==> flow/design.v <==
module ALU(Zero, ALU_Result, InputData1, InputData2, shamt, ALU_Control);
input [31:0] InputData1, InputData2;
input [4:0] shamt;
input [3:0] ALU_Control;
output Zero;
output reg [31:0] ALU_Result;
assign Zero = (ALU_Result == 0) ? 1 : 0;
always @ (*)
begin
	case(ALU_Control)
		4'd1: begin 
			ALU_Result <= InputData1+InputData2;
		       end
		4'd2: begin 
			ALU_Result <= InputData1-InputData2;
		       end
		4'd3: begin 
			ALU_Result <= InputData2 << shamt;
		       end
		4'd4: begin 
			ALU_Result <= InputData2 >> shamt;
		       end
		4'd5: begin 
			ALU_Result <= InputData1&InputData2;
		       end
		4'd6: begin 
			ALU_Result <= InputData1|InputData2;
		       end
		4'd7: begin 
			ALU_Result <= ~(InputData1|InputData2);
		       end
		4'd8: begin 
			ALU_Result <= (InputData1<InputData2)? 1 : 0;
		       end
		4'd9: begin
			ALU_Result <= (InputData1 < InputData2);
		       end
		default: ALU_Result <= 0;
	endcase
end
endmodule
module ALU_Controller(ALU_Control,ALUOP,Function);
output reg [3:0] ALU_Control;
input wire [5:0] ALUOP;
input wire [5:0] Function;
always @ (*)
begin
	ALU_Control = 4'd0;	 
	case(ALUOP)
		6'h0:  
		begin
			case(Function)
				6'h20: ALU_Control = 4'd1;	 
				6'h22: ALU_Control = 4'd2;	 
				6'h0: ALU_Control = 4'd3;	 
				6'h2: ALU_Control = 4'd4;	 
				6'h24: ALU_Control = 4'd5;	 
				6'h25: ALU_Control = 4'd6;	 
				6'h27: ALU_Control = 4'd7;	 
				6'h2B: ALU_Control = 4'd8;	 
				6'h2A: ALU_Control = 4'd9;	 
			endcase
		end
		6'h8: ALU_Control = 4'd1;	 
		6'h23: ALU_Control = 4'd1;	 
		6'h21: ALU_Control = 4'd1;	 
		6'h25: ALU_Control = 4'd1;	 
		6'h2B: ALU_Control = 4'd1;	 
		6'hC : ALU_Control = 4'd5;	 
		6'hD : ALU_Control = 4'd6;	 
		6'h4 : ALU_Control = 4'd2;	 
	endcase
end  
endmodule
module SignExtender(ExtendedValue,HalfWord,Unsigned);
output reg [31:0]ExtendedValue;
input wire [15:0]HalfWord;
input wire Unsigned;
always @ (*) begin
	ExtendedValue[15:0] <= HalfWord;
	if(Unsigned==1)
		ExtendedValue[31:16] <= 0;
	else
		ExtendedValue[31:16] <= { 16 { HalfWord[15] } };
end
endmodule
module control_unit (
			beq, shift, aluSrc, regDst, memToReg,
			regWrite, memWrite, memRead, loadFullWord, loadSigned,
			instrOpCode, instrFunct);
	input [5:0] instrOpCode, instrFunct;
	output beq, shift, aluSrc, regDst, memToReg;
	output regWrite, memWrite, memRead, loadFullWord, loadSigned;
	assign beq = (instrOpCode == 6'h4);  
	assign shift = (instrOpCode == 6'h0) & (instrFunct == 6'h0 | instrFunct == 6'h2);  
	assign aluSrc = (instrOpCode == 6'h23 | instrOpCode == 6'h2B		 
			| instrOpCode == 6'h21 | instrOpCode == 6'h25		 
			| instrOpCode == 6'h8);					 
	assign regDst = ~aluSrc;
	assign regWrite = (instrOpCode != 6'h2B & instrOpCode != 6'h4);  
	assign memWrite = (instrOpCode == 6'h2B);  
	assign memRead = (instrOpCode == 6'h23 | instrOpCode == 6'h21 | instrOpCode == 6'h25);
	assign loadFullWord = (instrOpCode == 6'h23);
	assign loadSigned = (instrOpCode == 6'h23 | instrOpCode == 6'h21);
	assign memToReg = memRead;
endmodule
module fwd_unit(fwdA, fwdB,
		instrRs_E, instrRt_E, writeReg_M, writeReg_WB, regWrite_M, regWrite_WB);
	input [4:0] instrRs_E, instrRt_E, writeReg_M, writeReg_WB;
	input regWrite_M, regWrite_WB;
	output [1:0] fwdA, fwdB;
	wire fwd_ALU_A, fwd_Full_A;
	wire fwd_ALU_B, fwd_Full_B;
	wire fwd_ALU, fwd_Full;
	assign fwdA = { fwd_ALU_A, fwd_Full_A };
	assign fwdB = { fwd_ALU_B, fwd_Full_B };
	assign fwd_ALU = regWrite_M & (writeReg_M != 5'd0);
	assign fwd_Full = regWrite_WB & (writeReg_WB != 5'd0);
	assign fwd_ALU_A = fwd_ALU & (instrRs_E == writeReg_M);
	assign fwd_ALU_B = fwd_ALU & (instrRt_E == writeReg_M);
	assign fwd_Full_A = fwd_Full & (instrRs_E == writeReg_WB) & ~fwd_ALU_A;
	assign fwd_Full_B = fwd_Full & (instrRt_E == writeReg_WB) & ~fwd_ALU_B;
endmodule
module mux_4_x_32 (out, in0, in1, in2, in3, defaultWire, sel);
	input [1:0] sel;
	input [31:0] in0, in1, in2, in3, defaultWire;
	output reg [31:0] out;
	always @(*) begin
		case (sel)
			00: out <= in0;
			01: out <= in1;
			10: out <= in2;
			11: out <= in3;
			default: out <= defaultWire;
		endcase
	end
endmodule
module register_32 (wordOut, wordIn, write, reset, clk);
	input write, reset, clk;
	input [31:0] wordIn;
	output reg [31:0] wordOut;
	always @(posedge clk, posedge reset) begin
		if(reset) wordOut <= 32'd0;
		else if(write) wordOut <= wordIn;
	end
endmodule
module register_5 (wordOut, wordIn, write, reset, clk);
	input write, reset, clk;
	input [4:0] wordIn;
	output reg [4:0] wordOut;
	always @(posedge clk, posedge reset) begin
		if(reset) wordOut <= 4'd0;
		else if(write) wordOut <= wordIn;
	end
endmodule
module D_FlipFlop (bitOut, bitIn, write, reset, clk);
	input write, reset, clk;
	input bitIn;
	output reg bitOut;
	always @(posedge clk, posedge reset) begin
		if(reset) bitOut <= 1'd0;
		else if(write) bitOut <= bitIn;
	end
endmodule
module IF_ID_ppreg (instrOut, pcPlus4Out, instrIn, pcPlus4In, write, reset, clk);
	input write, reset, clk;
	input [31:0] instrIn, pcPlus4In;
	output [31:0] instrOut, pcPlus4Out;
	register_32 instrReg (instrOut, instrIn, write, reset, clk);
	register_32 pcPlus4Reg (pcPlus4Out, pcPlus4In, write, reset, clk);
endmodule
module ID_EXE_ppreg (
	pcPlus4Out, pcPlus4In, syscallOut, syscallIn,
	instrRsOut, instrRsIn, instrRtOut, instrRtIn, instrRdOut, instrRdIn,
	imm32Out, imm32In, shamtOut, shamtIn,
	regData1Out, regData1In, regData2Out, regData2In,
	aluOpOut, aluOpIn, aluSrcOut, aluSrcIn, shiftOut, shiftIn,
	regDstOut, regDstIn, regWriteOut, regWriteIn,
	branchOut, branchIn, memToRegOut, memToRegIn,
	memWriteOut, memWriteIn, memReadOut, memReadIn,
	loadFullWordOut, loadFullWordIn, loadSignedOut, loadSignedIn,
	write, reset, clk);
	input write, reset, clk;
	input [31:0] pcPlus4In, imm32In, regData1In, regData2In;
	input [4:0] instrRsIn, instrRtIn, instrRdIn, shamtIn;
	input [3:0] aluOpIn;
	input aluSrcIn, shiftIn, regDstIn, regWriteIn, branchIn, memToRegIn;
	input memWriteIn, memReadIn, loadFullWordIn, loadSignedIn;
	input syscallIn;
	output [31:0] pcPlus4Out, imm32Out, regData1Out, regData2Out;
	output [4:0] instrRsOut, instrRtOut, instrRdOut, shamtOut;
	output [3:0] aluOpOut;
	output aluSrcOut, shiftOut, regDstOut, regWriteOut, branchOut, memToRegOut;
	output memWriteOut, memReadOut, loadFullWordOut, loadSignedOut;
	output syscallOut;
	wire [4:0] aluOpIn5, aluOpOut5;
	assign aluOpOut = aluOpOut5[3:0];
	assign aluOpIn5 = { 1'd0, aluOpIn };
	register_32 pcPlus4Reg (pcPlus4Out, pcPlus4In, write, reset, clk);
	register_32 imm32Reg (imm32Out, imm32In, write, reset, clk);
	register_32 regData1Reg (regData1Out, regData1In, write, reset, clk);
	register_32 regData2Reg (regData2Out, regData2In, write, reset, clk);
	register_5 instrRsReg (instrRsOut, instrRsIn, write, reset, clk);
	register_5 instrRtReg (instrRtOut, instrRtIn, write, reset, clk);
	register_5 instrRdReg (instrRdOut, instrRdIn, write, reset, clk);
	register_5 shamtReg (shamtOut, shamtIn, write, reset, clk);
	register_5 aluOpReg (aluOpOut5, aluOpIn5, write, reset, clk);
	D_FlipFlop aluSrcFF	(aluSrcOut, aluSrcIn, write, reset, clk);
	D_FlipFlop shiftFF	(shiftOut, shiftIn, write, reset, clk);
	D_FlipFlop regDstFF	(regDstOut, regDstIn, write, reset, clk);
	D_FlipFlop regWriteFF	(regWriteOut, regWriteIn, write, reset, clk);
	D_FlipFlop branchFF	(branchOut, branchIn, write, reset, clk);
	D_FlipFlop memToRegFF	(memToRegOut, memToRegIn, write, reset, clk);
	D_FlipFlop memWriteFF	(memWriteOut, memWriteIn, write, reset, clk);
	D_FlipFlop memReadFF	(memReadOut, memReadIn, write, reset, clk);
	D_FlipFlop loadFullWord	(loadFullWordOut, loadFullWordIn, write, reset, clk);
	D_FlipFlop loadSignedFF	(loadSignedOut, loadSignedIn, write, reset, clk);
	D_FlipFlop syscallFF	(syscallOut, syscallIn, write, reset, clk);
endmodule
module EXE_MEM_ppreg (
	syscallOut, syscallIn,
	regData2Out, regData2In, aluResultOut, aluResultIn,
	writeRegOut, writeRegIn,
	regWriteOut, regWriteIn, memToRegOut, memToRegIn,
	memWriteOut, memWriteIn, memReadOut, memReadIn,
	loadFullWordOut, loadFullWordIn, loadSignedOut, loadSignedIn,
	write, reset, clk);
	input write, reset, clk;
	input [31:0] regData2In, aluResultIn;
	input [4:0] writeRegIn;
	input regWriteIn, memToRegIn;
	input memWriteIn, memReadIn, loadFullWordIn, loadSignedIn;
	input syscallIn;
	output [31:0] regData2Out, aluResultOut;
	output [4:0] writeRegOut;
	output regWriteOut, memToRegOut;
	output memWriteOut, memReadOut, loadFullWordOut, loadSignedOut;
	output syscallOut;
	register_32 regData2Reg (regData2Out, regData2In, write, reset, clk);
	register_32 aluResultReg (aluResultOut, aluResultIn, write, reset, clk);
	register_5 writeRegReg (writeRegOut, writeRegIn, write, reset, clk);
	D_FlipFlop regWriteFF	(regWriteOut, regWriteIn, write, reset, clk);
	D_FlipFlop memToRegFF	(memToRegOut, memToRegIn, write, reset, clk);
	D_FlipFlop memWriteFF	(memWriteOut, memWriteIn, write, reset, clk);
	D_FlipFlop memReadFF	(memReadOut, memReadIn, write, reset, clk);
	D_FlipFlop loadFullWord	(loadFullWordOut, loadFullWordIn, write, reset, clk);
	D_FlipFlop loadSignedFF	(loadSignedOut, loadSignedIn, write, reset, clk);
	D_FlipFlop syscallFF	(syscallOut, syscallIn, write, reset, clk);
endmodule
module MEM_WB_ppreg (
	syscallOut, syscallIn,
	memDataOut, memDataIn, aluResultOut, aluResultIn,
	writeRegOut, writeRegIn,
	regWriteOut, regWriteIn, memToRegOut, memToRegIn,
	write, reset, clk);
	input write, reset, clk;
	input [31:0] memDataIn, aluResultIn;
	input [4:0] writeRegIn;
	input regWriteIn, memToRegIn;
	input syscallIn;
	output [31:0] memDataOut, aluResultOut;
	output [4:0] writeRegOut;
	output regWriteOut, memToRegOut;
	output syscallOut;
	register_32 memDataReg (memDataOut, memDataIn, write, reset, clk);
	register_32 aluResultReg (aluResultOut, aluResultIn, write, reset, clk);
	register_5 writeRegReg (writeRegOut, writeRegIn, write, reset, clk);
	D_FlipFlop regWriteFF	(regWriteOut, regWriteIn, write, reset, clk);
	D_FlipFlop memToRegFF	(memToRegOut, memToRegIn, write, reset, clk);
	D_FlipFlop syscallFF	(syscallOut, syscallIn, write, reset, clk);
endmodule
module RegisterFile(ReadData1,ReadData2,ReadReg1,ReadReg2,WriteReg,WriteData,RegWriteSignal,clk);
    input [4:0] ReadReg1, ReadReg2, WriteReg;
    input [31:0] WriteData;
    input clk, RegWriteSignal;
    output [31:0] ReadData1, ReadData2;
    reg [31:0] Registers[31:0];
	assign ReadData1 = (ReadReg1 == 0) ? 32'd0 : Registers[ReadReg1];
	assign ReadData2 = (ReadReg2 == 0) ? 32'd0 : Registers[ReadReg2];
    always @ (posedge clk)
    begin
        if(RegWriteSignal==1)
            Registers[WriteReg] <= WriteData; 
    end
endmodule
module mips_core (
	input         clk,
	input         rst,           
	output [31:0] imem_addr,     
	input  [31:0] imem_rdata,    
	output [31:0] dmem_addr,     
	output [31:0] dmem_wdata,    
	output        dmem_we,       
	input  [31:0] dmem_rdata,    
	output        halt           
);
	wire pipeReset = rst;
	wire pipeWrite = 1'b1;
	wire syscall_D, syscall_E, syscall_M, syscall_W;
	wire [31:0] pcValue, pcNext;
	wire [31:0] pcPlus4_F, pcPlus4_D, pcPlus4_E;
	wire [31:0] pcOffsetNextInst_E;
	wire pcSrc;
	wire [31:0] instruction, instruction_D;
	wire [5:0] instrOpCode, instrFunct;
	wire [15:0] instrImm;
	wire [4:0] instrRs, instrRs_E;
	wire [4:0] instrRt, instrRt_E;
	wire [4:0] instrRd, instrRd_E;
	wire [4:0] instrShamt;
	wire [31:0] imm32_D, imm32_E;
	wire [31:0] regData1, regData1_E;
	wire [31:0] regData2, regData2_E, regData2_M;
	wire [31:0] writeData;
	wire [4:0] readReg1, readReg2;
	wire [4:0] writeReg_E, writeReg_M, writeReg;
	wire regWrite_D, regWrite_E, regWrite_M, regWrite;
	wire [31:0] aluOprd1, aluOprd2_FWD, aluOprd2;
	wire [4:0] aluShamt;
	wire [3:0] aluOp_D, aluOp;
	wire [31:0] aluResult, aluResult_M, aluResult_W;
	wire aluZero;
	wire [31:0] memDataOut, memDataOut_W;
	wire memWrite_D, memRead_D, loadFullWord_D, loadSigned_D;
	wire memWrite_E, memRead_E, loadFullWord_E, loadSigned_E;
	wire memWrite_M, memRead_M, loadFullWord_M, loadSigned_M;
	wire branch_D, aluSrc_D, regDst_D;
	wire branch_E, aluSrc_E, regDst_E;
	wire memToReg_D, memToReg_E, memToReg_M, memToReg_W;
	wire shift_D, shift_E;
	wire [1:0] fwdA, fwdB;
	assign pcPlus4_F = pcValue + 4;
	assign pcOffsetNextInst_E = pcPlus4_E + (imm32_E << 2);
	assign pcSrc = branch_E & aluZero;
	assign pcNext = pcSrc ? pcOffsetNextInst_E : pcPlus4_F;
	assign imem_addr = pcValue;
	assign instruction = imem_rdata;
	assign instrOpCode = instruction_D[31:26];
	assign instrRs = instruction_D[25:21];
	assign instrRt = instruction_D[20:16];
	assign instrRd = instruction_D[15:11];
	assign instrFunct = instruction_D[5:0];
	assign instrShamt = instruction_D[10:6];
	assign instrImm = instruction_D[15:0];
	assign syscall_D = (instruction_D == 32'h0000000c);
	SignExtender offsetSignExtender (imm32_D, instrImm, 1'b0);
	assign readReg1 = instrRs;
	assign readReg2 = instrRt;
	assign aluOprd2 = aluSrc_E ? imm32_E : aluOprd2_FWD;
	mux_4_x_32 aluOprd1_fwdMux (aluOprd1, regData1_E, writeData, aluResult_M, 32'd0, regData1_E, fwdA);
	mux_4_x_32 aluOprd2_fwdMux (aluOprd2_FWD, regData2_E, writeData, aluResult_M, 32'd0, regData2_E, fwdB);
	assign writeReg_E = regDst_E ? instrRd_E : instrRt_E;
	assign dmem_addr = aluResult_M;
	assign dmem_wdata = regData2_M;
	assign dmem_we = memWrite_M;
	assign memDataOut[15:0] = dmem_rdata[15:0];
	assign memDataOut[31:16] = loadFullWord_M ? dmem_rdata[31:16] :
				   loadSigned_M ? {16{dmem_rdata[15]}} : 16'd0;
	assign writeData = memToReg_W ? memDataOut_W : aluResult_W;
	assign halt = syscall_W;
	register_32	PC (pcValue, pcNext, pipeWrite, pipeReset, clk);
	RegisterFile	reg_file (regData1, regData2, readReg1, readReg2, writeReg, writeData, regWrite, clk);
	ALU		alu (aluZero, aluResult, aluOprd1, aluOprd2, aluShamt, aluOp);
	ALU_Controller	aluControl (aluOp_D, instrOpCode, instrFunct);
	control_unit	CU (branch_D, shift_D, aluSrc_D, regDst_D, memToReg_D, regWrite_D,
				memWrite_D, memRead_D, loadFullWord_D, loadSigned_D,
				instrOpCode, instrFunct);
	fwd_unit	FU (fwdA, fwdB, instrRs_E, instrRt_E, writeReg_M, writeReg, regWrite_M, regWrite);
	IF_ID_ppreg IF_ID (instruction_D, pcPlus4_D, instruction, pcPlus4_F, pipeWrite, pipeReset, clk);
	ID_EXE_ppreg ID_EXE (
		pcPlus4_E, pcPlus4_D, syscall_E, syscall_D,
		instrRs_E, instrRs, instrRt_E, instrRt, instrRd_E, instrRd,
		imm32_E, imm32_D, aluShamt, instrShamt,
		regData1_E, regData1, regData2_E, regData2,
		aluOp, aluOp_D, aluSrc_E, aluSrc_D, shift_E, shift_D,
		regDst_E, regDst_D, regWrite_E, regWrite_D, branch_E, branch_D, memToReg_E, memToReg_D,
		memWrite_E, memWrite_D, memRead_E, memRead_D,
		loadFullWord_E, loadFullWord_D, loadSigned_E, loadSigned_D,
		pipeWrite, pipeReset, clk);
	EXE_MEM_ppreg EXE_MEM (
		syscall_M, syscall_E,
		regData2_M, regData2_E, aluResult_M, aluResult,
		writeReg_M, writeReg_E,
		regWrite_M, regWrite_E, memToReg_M, memToReg_E,
		memWrite_M, memWrite_E, memRead_M, memRead_E,
		loadFullWord_M, loadFullWord_E, loadSigned_M, loadSigned_E,
		pipeWrite, pipeReset, clk);
	MEM_WB_ppreg MEM_WB (
		syscall_W, syscall_M,
		memDataOut_W, memDataOut, aluResult_W, aluResult_M,
		writeReg, writeReg_M,
		regWrite, regWrite_M, memToReg_W, memToReg_M,
		pipeWrite, pipeReset, clk);
endmodule
# ---- Tool chain data of mips_core
# Tool output for the design above before and after an edit, in the order of the flow.
# Lines under "before" count in the file above, lines under "after" in the edited file.
# "diff" is "after" less "before", of the values as shown; "change_rel_pct" is that difference over "before", in percent.
# Operators carry their Yosys type and port widths (W data, S select, Z words).
# Cell names lack the library's common part.
# A cell with - has no value.
dict set report setup {
  design {mips_core}
  clock {clk}
  cell_library {sky130hd}
  corner {tt_025C_1v80}
}

# ---- Diff
# Unified diff, file above to edited file.
# The edit is scripted: it alters the design's behaviour and was not made to optimise anything.
# begin of diff
@@ -343,5 +343,5 @@
 	assign instrShamt = instruction_D[10:6];
 	assign instrImm = instruction_D[15:0];
-	assign syscall_D = (instruction_D == 32'h0000000c);
+	assign syscall_D = (instruction_D < 32'h0000000c);
 	SignExtender offsetSignExtender (imm32_D, instrImm, 1'b0);
 	assign readReg1 = instrRs;
# end of diff

# ---- Elaborated design
# Yosys after proc, flatten, opt, wreduce and memory -nomap, before mapping. Enables and synchronous resets that opt folds into registers are not counted as muxes. Memory bits, and registers merged into a memory's read port (data or address), are not among the register bits. Print and check cells are not counted.
# Yosys's memory passes give these memory sizes; they may raise the number of words (mostly to a power of two), join words into wider ones and drop unused or constant bits.
# item before after diff change_rel_pct
set word_totals {}
lappend word_totals {reg_bits 388 388 0 0.00}
lappend word_totals {latchBits 0 0 0 -}
lappend word_totals {mem_bits_rw 1024 1024 0 0.00}
lappend word_totals {rom_bits 0 0 0 -}
lappend word_totals {clocked_rd_ports_x_width 0 0 0 -}
lappend word_totals {n_memories 1 1 0 0.00}
lappend word_totals {output_inout_bits 98 98 0 0.00}
# item before after diff change_rel_pct
set classes {}
lappend classes {add_sub_neg 4 4 0 0.00}
lappend classes {multipliers 0 0 0 -}
lappend classes {div_mod_pow 0 0 0 -}
lappend classes {n_cmp 2 3 1 50.00}
lappend classes {equal 34 33 -1 -2.94}
lappend classes {n_shift 2 2 0 0.00}
lappend classes {n_mux 18 18 0 0.00}
lappend classes {logic 22 22 0 0.00}
lappend classes {reduce_logical 8 8 0 0.00}
# item before after
set mem_list {}
lappend mem_list {memory_list {reg_file.Registers 32x32 r2 w1} {reg_file.Registers 32x32 r2 w1}}
# operator before after diff change_rel_pct
set ops {}
lappend ops {{$eq A32 B4 Y1 const B} 1 0 -1 -100.00}
lappend ops {{$lt A32 B4 Y1 const B} 0 1 1 -}
lappend ops {{$eq A6 B6 Y1 const B} 11 11 0 0.00}
lappend ops {{$and A1 B1 Y1} 10 10 0 0.00}
lappend ops {{$mux W32} 8 8 0 0.00}
lappend ops {{$or A1 B1 Y1} 6 6 0 0.00}
lappend ops {{$eq A4 B3 Y1 const B} 4 4 0 0.00}
lappend ops {{$eq A5 B5 Y1} 4 4 0 0.00}
lappend ops {{$eq A6 B4 Y1 const B} 3 3 0 0.00}
lappend ops {{$mux W1} 3 3 0 0.00}
lappend ops {{$not A1 Y1} 3 3 0 0.00}
lappend ops {{$add A32 B32 Y32} 2 2 0 0.00}
lappend ops {{$eq A2 B1 Y1 const B} 2 2 0 0.00}
lappend ops {{$eq A4 B2 Y1 const B} 2 2 0 0.00}
lappend ops {{$eq A4 B4 Y1 const B} 2 2 0 0.00}
lappend ops {{$logic_not A5 Y1} 2 2 0 0.00}
lappend ops {{$logic_not A6 Y1} 2 2 0 0.00}
lappend ops {{$lt A32 B32 Y1} 2 2 0 0.00}
lappend ops {{$mux W16} 2 2 0 0.00}
lappend ops {{$mux W5} 2 2 0 0.00}
lappend ops {{$reduce_bool A5 Y1} 2 2 0 0.00}
lappend ops {{$add A32 B3 Y32 const B} 1 1 0 0.00}
lappend ops {{$and A32 B32 Y32} 1 1 0 0.00}
lappend ops {{$eq A4 B1 Y1 const B} 1 1 0 0.00}
lappend ops {{$eq A6 B2 Y1 const B} 1 1 0 0.00}
lappend ops {{$eq A6 B3 Y1 const B} 1 1 0 0.00}
lappend ops {{$logic_not A32 Y1} 1 1 0 0.00}
lappend ops {{$ne A6 B3 Y1 const B} 1 1 0 0.00}
# The list need not be complete.

# ---- Depth
# Depth = most cells in a row (Yosys ltp): at word level without a register or memory, in the mapped netlist without a sequential cell, where the memories' decode and read muxes count.
# item before after diff change_rel_pct
set depth {}
lappend depth {ltp_word 15 15 0 0.00}
lappend depth {abc_area 0 0 - -}
lappend depth {mapped_depth 29 27 -2 -6.90}
lappend depth {ltp_nobuf 26 24 -2 -7.69}

# ---- Netlist
# The flow's flattened synthesis, as Yosys stat reports it; memories are mapped. The netlist is that of the ABC_AREA named above (0 if unset); the other value can give another one.
# item before after diff change_rel_pct
set synth_totals {}
lappend synth_totals {stdcells 4479 4603 124 2.77}
lappend synth_totals {yosys_area_mm2 0.0700134 0.0709543 0.0009409 1.34}
lappend synth_totals {ff_cells 1402 1402 0 0.00}
# type before after diff change_rel_pct
set by_type {}
lappend by_type {nor2_1 290 354 64 22.07}
lappend by_type {a221oi_1 14 44 30 214.29}
lappend by_type {a21oi_1 162 134 -28 -17.28}
lappend by_type {mux2_2 55 29 -26 -47.27}
lappend by_type {nand4_1 24 47 23 95.83}
lappend by_type {nor3_1 59 81 22 37.29}
lappend by_type {or4_1 27 12 -15 -55.56}
lappend by_type {a31oi_1 17 31 14 82.35}
lappend by_type {clkbuf_1 202 215 13 6.44}
lappend by_type {o31ai_1 30 17 -13 -43.33}
lappend by_type {a221o_1 8 20 12 150.00}
lappend by_type {nor2b_1 31 20 -11 -35.48}
lappend by_type {nand2b_1 24 13 -11 -45.83}
lappend by_type {o21ai_1 16 5 -11 -68.75}
lappend by_type {mux4_2 648 658 10 1.54}
lappend by_type {o22ai_1 44 34 -10 -22.73}
lappend by_type {o211ai_1 33 43 10 30.30}
lappend by_type {nand2_1 221 230 9 4.07}
# The list need not be complete.
# By module: a second synthesis without flattening, with its own total; a netlist apart from the flattened one above.
# item before after diff change_rel_pct
set unflattened {}
lappend unflattened {hier_cells 5555 5515 -40 -0.72}
lappend unflattened {area_unflattened_mm2 0.0796089 0.0796702 0.0000613 0.08}
# Each row is one instance without its submodules.
# mod n_inst n_cells area_mm2
set by_module_before {}
lappend by_module_before {RegisterFile 1 2400 0.04696}
lappend by_module_before {register_32 11 69 0.0013488}
lappend by_module_before {ALU 1 1405 0.0097581}
lappend by_module_before {mips_core 1 514 0.0035284}
lappend by_module_before {mux_4_x_32 2 107 0.0007144}
lappend by_module_before {register_5 7 11 0.0001852}
lappend by_module_before {D_FlipFlop 21 3 0.0000438}
lappend by_module_before {fwd_unit 1 38 0.0002878}
lappend by_module_before {SignExtender 1 32 0.0002465}
lappend by_module_before {ALU_Controller 1 32 0.0002177}
lappend by_module_before {control_unit 1 20 0.0001251}
lappend by_module_before {ID_EXE_ppreg 1 1 0.0000038}
lappend by_module_before {EXE_MEM_ppreg 1 0 0}
lappend by_module_before {IF_ID_ppreg 1 0 0}
lappend by_module_before {MEM_WB_ppreg 1 0 0}
# mod n_inst n_cells area_mm2
set by_module_after {}
lappend by_module_after {RegisterFile 1 2400 0.04696}
lappend by_module_after {register_32 11 69 0.0013488}
lappend by_module_after {ALU 1 1360 0.0097969}
lappend by_module_after {mips_core 1 519 0.0035509}
lappend by_module_after {mux_4_x_32 2 107 0.0007144}
lappend by_module_after {register_5 7 11 0.0001852}
lappend by_module_after {D_FlipFlop 21 3 0.0000438}
lappend by_module_after {fwd_unit 1 38 0.0002878}
lappend by_module_after {SignExtender 1 32 0.0002465}
lappend by_module_after {ALU_Controller 1 32 0.0002177}
lappend by_module_after {control_unit 1 20 0.0001251}
lappend by_module_after {ID_EXE_ppreg 1 1 0.0000038}
lappend by_module_after {EXE_MEM_ppreg 1 0 0}
lappend by_module_after {IF_ID_ppreg 1 0 0}
lappend by_module_after {MEM_WB_ppreg 1 0 0}

# ---- Timing after synthesis
# Source: OpenSTA report_checks on the synthesized netlist (no wires, ideal clock, input and output delay 20% of the period each), path of least setup slack; recovery checks are left aside. Register names are those of the netlist, which keeps one name where synthesis merged equal registers.
# item before after diff change_rel_pct
set synth_timing {}
lappend synth_timing {kind {flip-flop to flip-flop} {flip-flop to flip-flop} - -}
lappend synth_timing {from {reg MEM_WB.writeRegReg.wordOut[1]} {reg MEM_WB.memToRegFF.bitOut} - -}
lappend synth_timing {to {reg PC.wordOut[10]} {reg PC.wordOut[10]} - -}
lappend synth_timing {tclk_ps 10000 10000 0 0.00}
lappend synth_timing {t_arrival_ps 6493 6322 -171 -2.63}
lappend synth_timing {required_ps 9875 9875 0 0.00}
lappend synth_timing {path_slack_ps 3382 3553 171 -}
lappend synth_timing {path_delay_ps 6618 6447 -171 -2.58}
lappend synth_timing {path_stages 28 26 -2 -7.14}
lappend synth_timing {path_buffers 4 4 0 0.00}
lappend synth_timing {synth_period_reached_ps 6618 6447 -171 -2.58}
# "path_delay_ps" is the arrival time less input delay plus setup time.
# "path_stages" counts driving pins, that of a launching flip-flop among them; a cell with two outputs on the path counts twice.
# "synth_period_reached_ps" = period - worst setup slack (recovery checks aside). The figure is calculated, with input and output delays left at 20% of the set period.
# Between the ends stands the longest chain of elaborated cells between them, by number of cells; it is not shown to be the way that was timed. Of several equally long chains one is given.
# Each line given opens the expression or statement behind the cell; cells for indexed reads and writes are added by Yosys, which also makes memories of some case tables.
dict set report synth_between_before {
  cell_sequence {dfrtp_1 > buf_2 > xnor2_1 > nand2_1 > or4_1 > buf_2 > buf_6 > or4_1 > nand3_1 > ha_1 > inv_1 > fa_1 > nor2b_1 > o31ai_1 > a211o_1 > a2111oi_0 > nor3_1 > o21ai_1 > o211ai_1 > a21oi_1 > nor4b_1 > o221ai_1 > or3b_2 > and4b_1 > nand3b_1 > nor4_4 > buf_6 > mux2_4}
  elab_chain_len 14
}
# item line
set synth_lines_before {}
lappend synth_lines_before {{start: declaration} 150} ;# output reg [4:0] wordOut;
lappend synth_lines_before {{start: assignment} 152} ;# if(reset) wordOut <= 4'd0;
lappend synth_lines_before {{start: assignment} 153} ;# else if(write) wordOut <= wordIn;
lappend synth_lines_before {{$reduce_bool A5 Y1} 118} ;# assign fwd_Full = regWrite_WB & (writeReg_WB != 5'd0);
lappend synth_lines_before {{$and A1 B1 Y1} 118}
lappend synth_lines_before {{$and A1 B1 Y1 (2 in a row)} 122} ;# assign fwd_Full_B = fwd_Full & (instrRt_E == writeReg_WB) & ~fwd_ALU_B;
lappend synth_lines_before {{$eq A2 B1 Y1} 129} ;# case (sel)
lappend synth_lines_before {{$mux W32} 129}
lappend synth_lines_before {{$mux W32} 349} ;# assign aluOprd2 = aluSrc_E ? imm32_E : aluOprd2_FWD;
lappend synth_lines_before {{$or A32 B32 Y32} 30} ;# ALU_Result <= ~(InputData1|InputData2);
lappend synth_lines_before {{$not A32 Y32} 30}
lappend synth_lines_before {{$pmux W32 S9} 10} ;# case(ALU_Control)
lappend synth_lines_before {{$logic_not A32 Y1} 7} ;# assign Zero = (ALU_Result == 0) ? 1 : 0;
lappend synth_lines_before {{$mux W1} 7}
lappend synth_lines_before {{$and A1 B1 Y1} 334} ;# assign pcSrc = branch_E & aluZero;
lappend synth_lines_before {{$mux W32} 335} ;# assign pcNext = pcSrc ? pcOffsetNextInst_E : pcPlus4_F;
lappend synth_lines_before {{end: assignment} 143} ;# if(reset) wordOut <= 32'd0;
lappend synth_lines_before {{end: assignment} 144} ;# else if(write) wordOut <= wordIn;
lappend synth_lines_before {{end: declaration} 141} ;# output reg [31:0] wordOut;
# Some nets on the timed path still bear RTL names; the line given drives or declares the net.
# signal line
set synth_nets_before {}
lappend synth_nets_before {EXE_MEM.aluResultIn[22] 10}
dict set report synth_between_after {
  cell_sequence {dfrtp_1 > clkbuf_1 > clkbuf_1 > mux2i_1 > inv_1 > nand4_1 > nand3_1 > clkbuf_1 > ha_1 > inv_1 > fa_1 > nor2b_1 > o211ai_1 > a211o_1 > a211o_1 > a2111o_1 > a21o_1 > a211o_1 > a21oi_1 > o221ai_1 > a21o_1 > or4_4 > nor4_4 > nand3_2 > buf_6 > mux2_4}
}
# item line
set synth_lines_after {}
lappend synth_lines_after {{start: declaration} 159} ;# output reg bitOut;
lappend synth_lines_after {{start: assignment} 161} ;# if(reset) bitOut <= 1'd0;
lappend synth_lines_after {{start: assignment} 162} ;# else if(write) bitOut <= bitIn;
lappend synth_lines_after {{end: assignment} 143} ;# if(reset) wordOut <= 32'd0;
lappend synth_lines_after {{end: assignment} 144} ;# else if(write) wordOut <= wordIn;
lappend synth_lines_after {{end: declaration} 141} ;# output reg [31:0] wordOut;
# after: No chain of elaborated cells between the ends is given.
# signal line
set synth_nets_after {}
lappend synth_nets_after {aluOprd1_fwdMux.in1[0] 359} ;# assign writeData = memToReg_W ? memDataOut_W : aluResult_W;
lappend synth_nets_after {EXE_MEM.aluResultIn[26] 10} ;# case(ALU_Control)

# ---- Worst path after layout
# Path of least setup slack in the final report of each run of set A (OpenROAD, finished layout, wires in). Where an end is a register, its clock arrival counts in the times.
# The path's times are printed in steps of 10 ps; the period is the one set.
# item before after diff change_rel_pct
set layout_timing {}
lappend layout_timing {kind {flip-flop to flip-flop} {flip-flop to flip-flop} - -}
lappend layout_timing {from {reg EXE_MEM.writeRegReg.wordOut[0]} {reg MEM_WB.writeRegReg.wordOut[4]} - -}
lappend layout_timing {to {reg PC.wordOut[1]} {reg PC.wordOut[17]} - -}
lappend layout_timing {tclk_ps 10000 10000 0 0.00}
lappend layout_timing {t_arrival_ps 9530 9290 -240 -2.52}
lappend layout_timing {required_ps 10680 10680 0 0.00}
lappend layout_timing {path_slack_ps 1150 1400 250 -}
lappend layout_timing {path_stages 21 22 1 4.76}
lappend layout_timing {path_buffers 1 1 0 0.00}
# Between the ends stands the longest chain of elaborated cells between them, by number of cells; it is not shown to be the way that was timed. Of several equally long chains one is given.
dict set report layout_between_before {
  cell_sequence {dfrtp_1 > or4_1 > o21ai_2 > or4_1 > a21oi_1 > o31ai_1 > ha_1 > or4_1 > o2111a_1 > o41ai_1 > a21o_1 > nor4b_1 > o21ai_0 > o2bb2ai_1 > o311ai_0 > nand2_1 > a2111oi_0 > o2111ai_1 > nor4_4 > buf_4 > mux2_2}
  elab_chain_len 15
}
# item line
set layout_lines_before {}
lappend layout_lines_before {{start: declaration} 150} ;# output reg [4:0] wordOut;
lappend layout_lines_before {{start: assignment} 152} ;# if(reset) wordOut <= 4'd0;
lappend layout_lines_before {{start: assignment} 153} ;# else if(write) wordOut <= wordIn;
lappend layout_lines_before {{$reduce_bool A5 Y1} 117} ;# assign fwd_ALU = regWrite_M & (writeReg_M != 5'd0);
lappend layout_lines_before {{$and A1 B1 Y1} 117}
lappend layout_lines_before {{$and A1 B1 Y1} 120} ;# assign fwd_ALU_B = fwd_ALU & (instrRt_E == writeReg_M);
lappend layout_lines_before {{$not A1 Y1} 122} ;# assign fwd_Full_B = fwd_Full & (instrRt_E == writeReg_WB) & ~fwd_ALU_B;
lappend layout_lines_before {{$and A1 B1 Y1} 122}
lappend layout_lines_before {{$eq A2 B1 Y1} 129} ;# case (sel)
lappend layout_lines_before {{$mux W32} 129}
lappend layout_lines_before {{$mux W32} 349} ;# assign aluOprd2 = aluSrc_E ? imm32_E : aluOprd2_FWD;
lappend layout_lines_before {{$lt A32 B32 Y1} 33} ;# ALU_Result <= (InputData1<InputData2)? 1 : 0;
lappend layout_lines_before {{$mux W1} 33}
lappend layout_lines_before {{$pmux W32 S9} 10} ;# case(ALU_Control)
lappend layout_lines_before {{$logic_not A32 Y1} 7} ;# assign Zero = (ALU_Result == 0) ? 1 : 0;
lappend layout_lines_before {{$mux W1} 7}
lappend layout_lines_before {{$and A1 B1 Y1} 334} ;# assign pcSrc = branch_E & aluZero;
lappend layout_lines_before {{$mux W32} 335} ;# assign pcNext = pcSrc ? pcOffsetNextInst_E : pcPlus4_F;
lappend layout_lines_before {{end: assignment} 143} ;# if(reset) wordOut <= 32'd0;
lappend layout_lines_before {{end: assignment} 144} ;# else if(write) wordOut <= wordIn;
lappend layout_lines_before {{end: declaration} 141} ;# output reg [31:0] wordOut;
dict set report layout_between_after {
  cell_sequence {dfrtp_1 > or3_4 > o31ai_4 > or4_2 > o211ai_2 > nand3_1 > ha_1 > fa_1 > or2_2 > a221oi_1 > o221ai_1 > and2_1 > a21oi_1 > o22ai_1 > o21ai_0 > o2111ai_1 > nor4b_1 > nand4_1 > nor4_4 > nand3_2 > buf_4 > mux2_4}
  elab_chain_len 14
}
# item line
set layout_lines_after {}
lappend layout_lines_after {{start: declaration} 150} ;# output reg [4:0] wordOut;
lappend layout_lines_after {{start: assignment} 152} ;# if(reset) wordOut <= 4'd0;
lappend layout_lines_after {{start: assignment} 153} ;# else if(write) wordOut <= wordIn;
lappend layout_lines_after {{$reduce_bool A5 Y1} 118} ;# assign fwd_Full = regWrite_WB & (writeReg_WB != 5'd0);
lappend layout_lines_after {{$and A1 B1 Y1} 118}
lappend layout_lines_after {{$and A1 B1 Y1 (2 in a row)} 122} ;# assign fwd_Full_B = fwd_Full & (instrRt_E == writeReg_WB) & ~fwd_ALU_B;
lappend layout_lines_after {{$eq A2 B1 Y1} 129} ;# case (sel)
lappend layout_lines_after {{$mux W32} 129}
lappend layout_lines_after {{$mux W32} 349} ;# assign aluOprd2 = aluSrc_E ? imm32_E : aluOprd2_FWD;
lappend layout_lines_after {{$or A32 B32 Y32} 30} ;# ALU_Result <= ~(InputData1|InputData2);
lappend layout_lines_after {{$not A32 Y32} 30}
lappend layout_lines_after {{$pmux W32 S9} 10} ;# case(ALU_Control)
lappend layout_lines_after {{$logic_not A32 Y1} 7} ;# assign Zero = (ALU_Result == 0) ? 1 : 0;
lappend layout_lines_after {{$mux W1} 7}
lappend layout_lines_after {{$and A1 B1 Y1} 334} ;# assign pcSrc = branch_E & aluZero;
lappend layout_lines_after {{$mux W32} 335} ;# assign pcNext = pcSrc ? pcOffsetNextInst_E : pcPlus4_F;
lappend layout_lines_after {{end: assignment} 143} ;# if(reset) wordOut <= 32'd0;
lappend layout_lines_after {{end: assignment} 144} ;# else if(write) wordOut <= wordIn;
lappend layout_lines_after {{end: declaration} 141} ;# output reg [31:0] wordOut;
# Some nets on the timed path still bear RTL names; the line given drives or declares the net.
# signal line
set layout_nets_after {}
lappend layout_nets_after {EXE_MEM.aluResultIn[14] 10}

# ---- Flow runs
# Runs of the flow (Yosys, OpenROAD) on both versions; the two runs of a pair have the same settings. The constraints put input and output delay at 20% of the set period each and load the outputs with 0.01 pF.
dict set report flow_settings_set_A {
  period_ns 10.0
  CAP_MARGIN 20
  CORE_MARGIN 2
  CORE_UTILIZATION 40
  SLEW_MARGIN 20
}
# item before after diff change_rel_pct
set results_set_A {}
lappend results_set_A {synth_area_mm2 0.0700134 0.0709543 0.0009409 1.34}
lappend results_set_A {total_die_area_mm2 0.178396 0.18077 0.002374 1.33}
lappend results_set_A {cell_area_final_mm2 0.0793036 0.0804659 0.0011623 1.47}
lappend results_set_A {final_util_frac 0.456 0.457 0.001 -}
lappend results_set_A {worstSetupSlack_ps 1151 1397 246 -}
lappend results_set_A {timing.setup.tns_ps 0 0 0 -}
lappend results_set_A {worst_hold_slack_ps 334 341 7 -}
lappend results_set_A {power_mw 15.718 16.064 0.346 2.20}
lappend results_set_A {clock_period_reached_ps 8849 8603 -246 -2.78}
dict set report flow_settings_set_B {
  ABC_AREA 0
  CAP_MARGIN 30
  CELL_PAD_IN_SITES_DETAIL_PLACEMENT 0
  CELL_PAD_IN_SITES_GLOBAL_PLACEMENT 1
  CORE_UTILIZATION 19
  GPL_TIMING_DRIVEN 1
  MAX_ROUTING_LAYER {met4}
  PLACE_DENSITY_LB_ADDON 0.04
  SETUP_SLACK_MARGIN 3.74
  SLEW_MARGIN 35
  TNS_END_PERCENT 40
  period_ns 14.4
  CORE_MARGIN 2
}
# item before after diff change_rel_pct
set results_set_B {}
lappend results_set_B {synth_area_mm2 0.0700134 0.0709543 0.0009409 1.34}
lappend results_set_B {total_die_area_mm2 0.373364 0.378348 0.004984 1.33}
lappend results_set_B {cell_area_final_mm2 0.0848001 0.0860463 0.0012462 1.47}
lappend results_set_B {final_util_frac 0.232 0.231 -0.001 -}
lappend results_set_B {worstSetupSlack_ps 5305 5780 475 -}
lappend results_set_B {timing.setup.tns_ps 0 0 0 -}
lappend results_set_B {worst_hold_slack_ps 347 314 -33 -}
lappend results_set_B {power_mw 12.161 12.401 0.240 1.97}
lappend results_set_B {clock_period_reached_ps 9095 8620 -475 -5.22}
# "clock_period_reached_ps" is the run's clock period less its worst setup slack. It is reckoned from that one timing run; input and output delays stay at 20% of the period that was set.
# "power_mw" is the tool's figure for a default switching activity; nothing was simulated.
